==> flow/design.v <==
module router (
    input logic clk,
    input logic rst_n,
    input logic [3:0]  req_i,       
    input logic [31:0] data_n_i,
    input logic [31:0] data_s_i,
    input logic [31:0] data_e_i,
    input logic [31:0] data_w_i,
    input logic        yumi_i,     
    output logic [31:0] data_o,
    output logic        valid_o,
    output logic        busy_o
);
    logic [31:0] buffer [0:63];      
    logic [5:0]  write_ptr, read_ptr; 
    logic [6:0]  count;              
    logic write_en;
    logic read_en;
    assign write_en = (|req_i) && (count < 64);
    assign read_en  = (count > 0) && yumi_i;
    always_ff @(posedge clk or negedge rst_n) begin
        if (!rst_n) begin
            write_ptr <= 0;
            read_ptr  <= 0;
            count     <= 0;
            busy_o    <= 0;
            valid_o   <= 0;
            data_o    <= 0;
        end else begin
            if (write_en) begin
                if (req_i[0])      buffer[write_ptr] <= data_n_i;
                else if (req_i[1]) buffer[write_ptr] <= data_s_i;
                else if (req_i[2]) buffer[write_ptr] <= data_e_i;
                else if (req_i[3]) buffer[write_ptr] <= data_w_i;
                write_ptr <= write_ptr + 1;
            end
            if (read_en) begin
                data_o    <= buffer[read_ptr];
                valid_o   <= 1;
                read_ptr  <= read_ptr + 1;
            end else begin
                valid_o <= 0;
            end
            if (write_en && !read_en) begin
                count <= count + 1;           
            end 
            else if (!write_en && read_en) begin
                count <= count - 1;           
            end
            if (count >= 60) busy_o <= 1; 
            else             busy_o <= 0;
        end
    end
endmodule
Lab notebook: router

**Reports on router**

Each step is given for the RTL above and for the edited RTL.
Lines under "unedited" count in the file above, lines under "edited" in the edited file.
"difference" is "edited" less "unedited", of the values as shown; "relative change" is that difference over "unedited", in percent.
Operators: Yosys type, input widths -> output width; for muxes data width and select width s.
Cell names lack the library's common part.
The mark n/a stands for no value.

- Design top: router
- Clock input: clk
- Cell library: sky130hd
- Corner: tt_025C_1v80

**Diff**

Unified diff, file above to edited file.
A script made this edit; it was not meant as an optimisation.

```diff
@@ -32,5 +32,5 @@
                 else if (req_i[1]) buffer[write_ptr] <= data_s_i;
                 else if (req_i[2]) buffer[write_ptr] <= data_e_i;
-                else if (req_i[3]) buffer[write_ptr] <= data_w_i;
+                else buffer[write_ptr] <= data_w_i;
                 write_ptr <= write_ptr + 1;
             end
```

**Elaborated design**

Yosys after proc, flatten, opt, wreduce and memory -nomap, before mapping. Print and check cells are not counted.

Bit counts:

| what | unedited | edited | difference | relative change (%) |
|---|---|---|---|---|
| memories kept | 0 | 0 | 0 | n/a |
| register bits after elaboration | 2101 | 2101 | 0 | 0.00 |
| word width x clocked read ports | 0 | 0 | 0 | n/a |
| word-level cells | 795 | 730 | -65 | -8.18 |
| ROM bits | 0 | 0 | 0 | n/a |
| bits in latches | 0 | 0 | 0 | n/a |
| output and inout bits | 34 | 34 | 0 | 0.00 |
| RAM bits | 0 | 0 | 0 | n/a |

Cells by class:

| what | unedited | edited | difference | relative change (%) |
|---|---|---|---|---|
| mux-type cells | 517 | 453 | -64 | -12.38 |
| div/mod/pow operators | 0 | 0 | 0 | n/a |
| bitwise logic cells | 0 | 0 | 0 | n/a |
| shift-type cells | 0 | 0 | 0 | n/a |
| reduce/logical cells | 75 | 74 | -1 | -1.33 |
| $add $sub $neg | 4 | 4 | 0 | 0.00 |
| multiply operators | 0 | 0 | 0 | n/a |
| magnitude comparators | 3 | 3 | 0 | 0.00 |
| equality and inequality tests | 126 | 126 | 0 | 0.00 |

Operators by type and width:

| kind | unedited | edited | difference | relative change (%) |
|---|---|---|---|---|
| $mux 32 | 512 | 448 | -64 | -12.50 |
| $reduce_and 4->1 | 64 | 0 | -64 | -100.00 |
| $reduce_and 3->1 | 0 | 64 | +64 | n/a |
| $reduce_bool 4->1 | 1 | 0 | -1 | -100.00 |

Operator kinds equal on both sides are left out: 20.

**Longest topological paths**

Longest topological path by Yosys (ltp), each cell counted once; first at word level (registers and memories cut), then after technology mapping (sequential cells cut; the memories' decode and read muxes count).

Depth:

| what | unedited | edited | difference | relative change (%) |
|---|---|---|---|---|
| depth in word-level cells | 6 | 6 | 0 | 0.00 |
| ABC_AREA | 0 | 0 | n/a | n/a |
| gate-level depth with buffers | 14 | 13 | -1 | -7.14 |

**After synthesis**

Source: synth_stat.txt of the flow (Yosys; design flattened, memories mapped). It holds for the ABC_AREA given above (unset counts as 0); a run with the other value may have another netlist.

Synthesis totals:

| what | unedited | edited | difference | relative change (%) |
|---|---|---|---|---|
| mapped area (um^2) | 77869.7 | 78158.7 | +289.0 | +0.37 |
| buffers | 298 | 270 | -28 | -9.40 |
| cell count | 4481 | 4490 | +9 | +0.20 |
| flip-flop cells | 2101 | 2101 | 0 | 0.00 |

Cells by type:

| cell type | unedited | edited | difference | relative change (%) |
|---|---|---|---|---|
| mux2_2 | 1 | 60 | +59 | +5900.00 |
| and2_1 | 48 | 4 | -44 | -91.67 |
| nand2_1 | 191 | 230 | +39 | +20.42 |
| nand4_1 | 167 | 128 | -39 | -23.35 |
| a21oi_1 | 95 | 63 | -32 | -33.68 |
| nand3_1 | 35 | 67 | +32 | +91.43 |
| a22oi_1 | 802 | 773 | -29 | -3.62 |
| a22o_1 | 47 | 25 | -22 | -46.81 |
| clkbuf_1 | 209 | 188 | -21 | -10.05 |
| buf_1 | 34 | 14 | -20 | -58.82 |
| o22ai_1 | 14 | 32 | +18 | +128.57 |
| o21ai_0 | 58 | 73 | +15 | +25.86 |
| and3_1 | 57 | 69 | +12 | +21.05 |
| nor4_1 | 33 | 45 | +12 | +36.36 |
| nor3_1 | 22 | 33 | +11 | +50.00 |
| and4_1 | 15 | 4 | -11 | -73.33 |
| o221ai_1 | 15 | 4 | -11 | -73.33 |
| a221oi_1 | 12 | 23 | +11 | +91.67 |

Cell types equal on both sides are left out: 8.
The list need not be complete.

**Path before layout**

OpenSTA on the mapped netlist: ideal clock, no wires. The path of least setup slack (recovery checks aside). Input and output delay are each 20% of the period. Register names are those of the netlist, which keeps one name where synthesis merged equal registers.

Timing after synthesis:

| what | unedited | edited | difference | relative change (%) |
|---|---|---|---|---|
| kind | input port to flip-flop | input port to flip-flop | n/a | n/a |
| start | input port req_i[2] | input port req_i[2] | n/a | n/a |
| end | register buffer[0][3] | register buffer[0][3] | n/a | n/a |
| time at the first pin (ns) | 1.000 | 1.000 | 0.000 | 0.00 |
| setup time (ns) | 0.702 | 0.702 | 0.000 | n/a |
| data arrival time (ns) | 4.501 | 4.501 | 0.000 | 0.00 |
| driving pins on the path | 6 | 6 | 0 | 0.00 |
| path buffers | 2 | 2 | 0 | 0.00 |
| delay of the path (ns) | 4.203 | 4.203 | 0.000 | 0.00 |
| setup slack (ns) | -0.203 | -0.203 | 0.000 | n/a |
| period (ns) | 5.0 | 5.0 | 0.0 | 0.00 |
| period reached after synthesis (ns) | 5.203 | 5.203 | 0.000 | 0.00 |

"delay of the path" = arrival - input delay + setup time.
"driving pins on the path": output pins that drive a net of the path, with the launching flip-flop's if there is one; two outputs of one cell count as two.
"period reached after synthesis" = period - worst setup slack (recovery checks aside). The figure is calculated, with input and output delays left at 20% of the set period.
Between the ends stands the longest chain of elaborated cells between them, by number of cells; it is not shown to be the way that was timed. Of several equally long chains one is given.
A line is the first line of the expression or statement that the cell stems from. Yosys adds cells for indexed reads and writes and turns some case tables into memories.
At most two assigning lines are given for a register; there are more.
unedited: Ways into the end's enable are left out, as the timed path ends at the data pin.

On the way, after synthesis, unedited:
- Cells stage by stage: clkbuf_1 > buf_1 > mux2i_1 > nor2_1 > a21oi_1 > o21ai_0
- Length of the longest elaborated chain: 3
- Elaborated cells between the ends (all ways): 3
- Source lines of those cells: 3
- Classes of those cells: 3 x mux

Ends and longest elaborated chain, after synthesis, unedited:

| what | RTL line | text |
|---|---|---|
| start: declaration | 4 | `input logic [3:0]  req_i,` |
| $mux 32 | 33 | `else if (req_i[2]) buffer[write_ptr] <= data_e_i;` |
| $mux 32 | 32 | `else if (req_i[1]) buffer[write_ptr] <= data_s_i;` |
| $mux 32 | 31 | `if (req_i[0])      buffer[write_ptr] <= data_n_i;` |
| end: assignment | 31 |  |
| end: assignment | 32 |  |
| end: declaration | 14 | `logic [31:0] buffer [0:63];` |

edited: Ways into the end's enable are left out, as the timed path ends at the data pin.

On the way, after synthesis, edited:
- Cells stage by stage: clkbuf_1 > buf_1 > mux2i_1 > nor2_1 > a21oi_1 > o21ai_0
- Length of the longest elaborated chain: 3
- Elaborated cells between the ends (all ways): 3
- Source lines of those cells: 3
- Classes of those cells: 3 x mux

Ends and longest elaborated chain, after synthesis, edited:

| what | RTL line | text |
|---|---|---|
| start: declaration | 4 | `input logic [3:0]  req_i,` |
| $mux 32 | 33 | `else if (req_i[2]) buffer[write_ptr] <= data_e_i;` |
| $mux 32 | 32 | `else if (req_i[1]) buffer[write_ptr] <= data_s_i;` |
| $mux 32 | 31 | `if (req_i[0])      buffer[write_ptr] <= data_n_i;` |
| end: assignment | 31 |  |
| end: assignment | 32 |  |
| end: declaration | 14 | `logic [31:0] buffer [0:63];` |

**Timing after layout**

From the final timing report of each run of set A: the path of least setup slack in the routed layout; clock arrival at registers is part of the times.

Timing after layout:

| what | unedited | edited | difference | relative change (%) |
|---|---|---|---|---|
| kind | flip-flop to flip-flop | flip-flop to flip-flop | n/a | n/a |
| start | register read_ptr[2] | register read_ptr[4] | n/a | n/a |
| end | register data_o[4] | register data_o[2] | n/a | n/a |
| period (ns) | 5.0 | 5.0 | 0.0 | 0.00 |
| path buffers | 2 | 3 | +1 | +50.00 |
| data arrival time (ns) | 5.12 | 5.00 | -0.12 | -2.34 |
| setup time (ns) | 0.15 | 0.15 | 0.00 | n/a |
| driving pins on the path | 10 | 11 | +1 | +10.00 |
| time at the first pin (ns) | 0.84 | 0.84 | 0.00 | 0.00 |
| setup slack (ns) | 0.56 | 0.68 | +0.12 | n/a |

Between the ends stands the longest chain of elaborated cells between them, by number of cells; it is not shown to be the way that was timed. Of several equally long chains one is given.

On the way, after layout, unedited:
- Cells stage by stage: dfrtp_1 > buf_4 > mux2_2 > nor3b_1 > o221ai_1 > a2111oi_0 > nand3_2 > nand2_1 > buf_4 > o221ai_1
- Length of the longest elaborated chain: 2
- Elaborated cells between the ends (all ways): 65
- Source lines of those cells: 1
- Classes of those cells: 63 x eq/ne; 1 x mux; 1 x reduce/logical

Ends and longest elaborated chain, after layout, unedited:

| what | RTL line | text |
|---|---|---|
| start: declaration | 15 | `logic [5:0]  write_ptr, read_ptr;` |
| start: assignment | 24 | `read_ptr  <= 0;` |
| start: assignment | 40 | `read_ptr  <= read_ptr + 1;` |
| $eq 6x6->1 | 38 | `data_o    <= buffer[read_ptr];` |
| $pmux 32 s64 | 38 |  |
| end: assignment | 28 | `data_o    <= 0;` |
| end: assignment | 38 |  |
| end: declaration | 10 | `output logic [31:0] data_o,` |

On the way, after layout, edited:
- Cells stage by stage: dfrtp_2 > buf_4 > nor2b_1 > buf_4 > nand2_2 > buf_4 > a2bb2oi_1 > nand4_1 > or4_1 > nor4_1 > o221ai_1
- Length of the longest elaborated chain: 2
- Elaborated cells between the ends (all ways): 65
- Source lines of those cells: 1
- Classes of those cells: 63 x eq/ne; 1 x mux; 1 x reduce/logical

Ends and longest elaborated chain, after layout, edited:

| what | RTL line | text |
|---|---|---|
| start: declaration | 15 | `logic [5:0]  write_ptr, read_ptr;` |
| start: assignment | 24 | `read_ptr  <= 0;` |
| start: assignment | 40 | `read_ptr  <= read_ptr + 1;` |
| $eq 6x6->1 | 38 | `data_o    <= buffer[read_ptr];` |
| $pmux 32 s64 | 38 |  |
| end: assignment | 28 | `data_o    <= 0;` |
| end: assignment | 38 |  |
| end: declaration | 10 | `output logic [31:0] data_o,` |

**Flow runs**

Both versions went through the flow (Yosys, OpenROAD) with the same settings in each pair. Constraints: input delay and output delay 20% of the set period each, output load 0.01 pF.

Settings, set A:
- CORE_UTILIZATION: 50
- PLACE_DENSITY: 0.6
- period_ns: 5.0
- CAP_MARGIN: 20
- CORE_MARGIN: 2
- SLEW_MARGIN: 20

Measured results, set A:

| what | unedited | edited | difference | relative change (%) |
|---|---|---|---|---|
| die outline area (um^2) | 158914.0 | 159496.0 | +582.0 | +0.37 |
| cell area after synthesis (um^2) | 77869.7 | 78158.7 | +289.0 | +0.37 |
| clock period achieved (ns) | 4.437 | 4.317 | -0.120 | -2.70 |
| utilization in the final report (%) | 58.7 | 58.6 | -0.1 | n/a |
| standard-cell area of the final layout (um^2) | 90634.4 | 91253.8 | +619.4 | +0.68 |
| worst slack on setup checks (ns) | 0.563 | 0.683 | +0.120 | n/a |
| post-route setup TNS (ns) | 0.000 | 0.000 | 0.000 | n/a |
| power (µW) | 43551 | 44344 | +793 | +1.82 |

Settings, set B:
- ABC_AREA: 0
- CAP_MARGIN: 5
- CELL_PAD_IN_SITES_GLOBAL_PLACEMENT: 2
- CORE_UTILIZATION: 34
- CTS_CLUSTER_DIAMETER: 266
- CTS_CLUSTER_SIZE: 11
- PLACE_DENSITY: 0.84
- TNS_END_PERCENT: 60
- period_ns: 5.51
- CORE_MARGIN: 2
- SLEW_MARGIN: 20

Measured results, set B:

| what | unedited | edited | difference | relative change (%) |
|---|---|---|---|---|
| die outline area (um^2) | 232874.0 | 233729.0 | +855.0 | +0.37 |
| cell area after synthesis (um^2) | 77869.7 | 78158.7 | +289.0 | +0.37 |
| clock period achieved (ns) | 4.776 | 4.194 | -0.582 | -12.19 |
| utilization in the final report (%) | 40.1 | 40.0 | -0.1 | n/a |
| standard-cell area of the final layout (um^2) | 91171.2 | 91596.6 | +425.4 | +0.47 |
| worst slack on setup checks (ns) | 0.734 | 1.316 | +0.582 | n/a |
| post-route setup TNS (ns) | 0.000 | 0.000 | 0.000 | n/a |
| power (µW) | 39294 | 39515 | +221 | +0.56 |

"clock period achieved" = clock period - worst setup slack. The figure is calculated, with input and output delays left at 20% of the set period.
"power" is the tool's figure for a default switching activity; nothing was simulated.
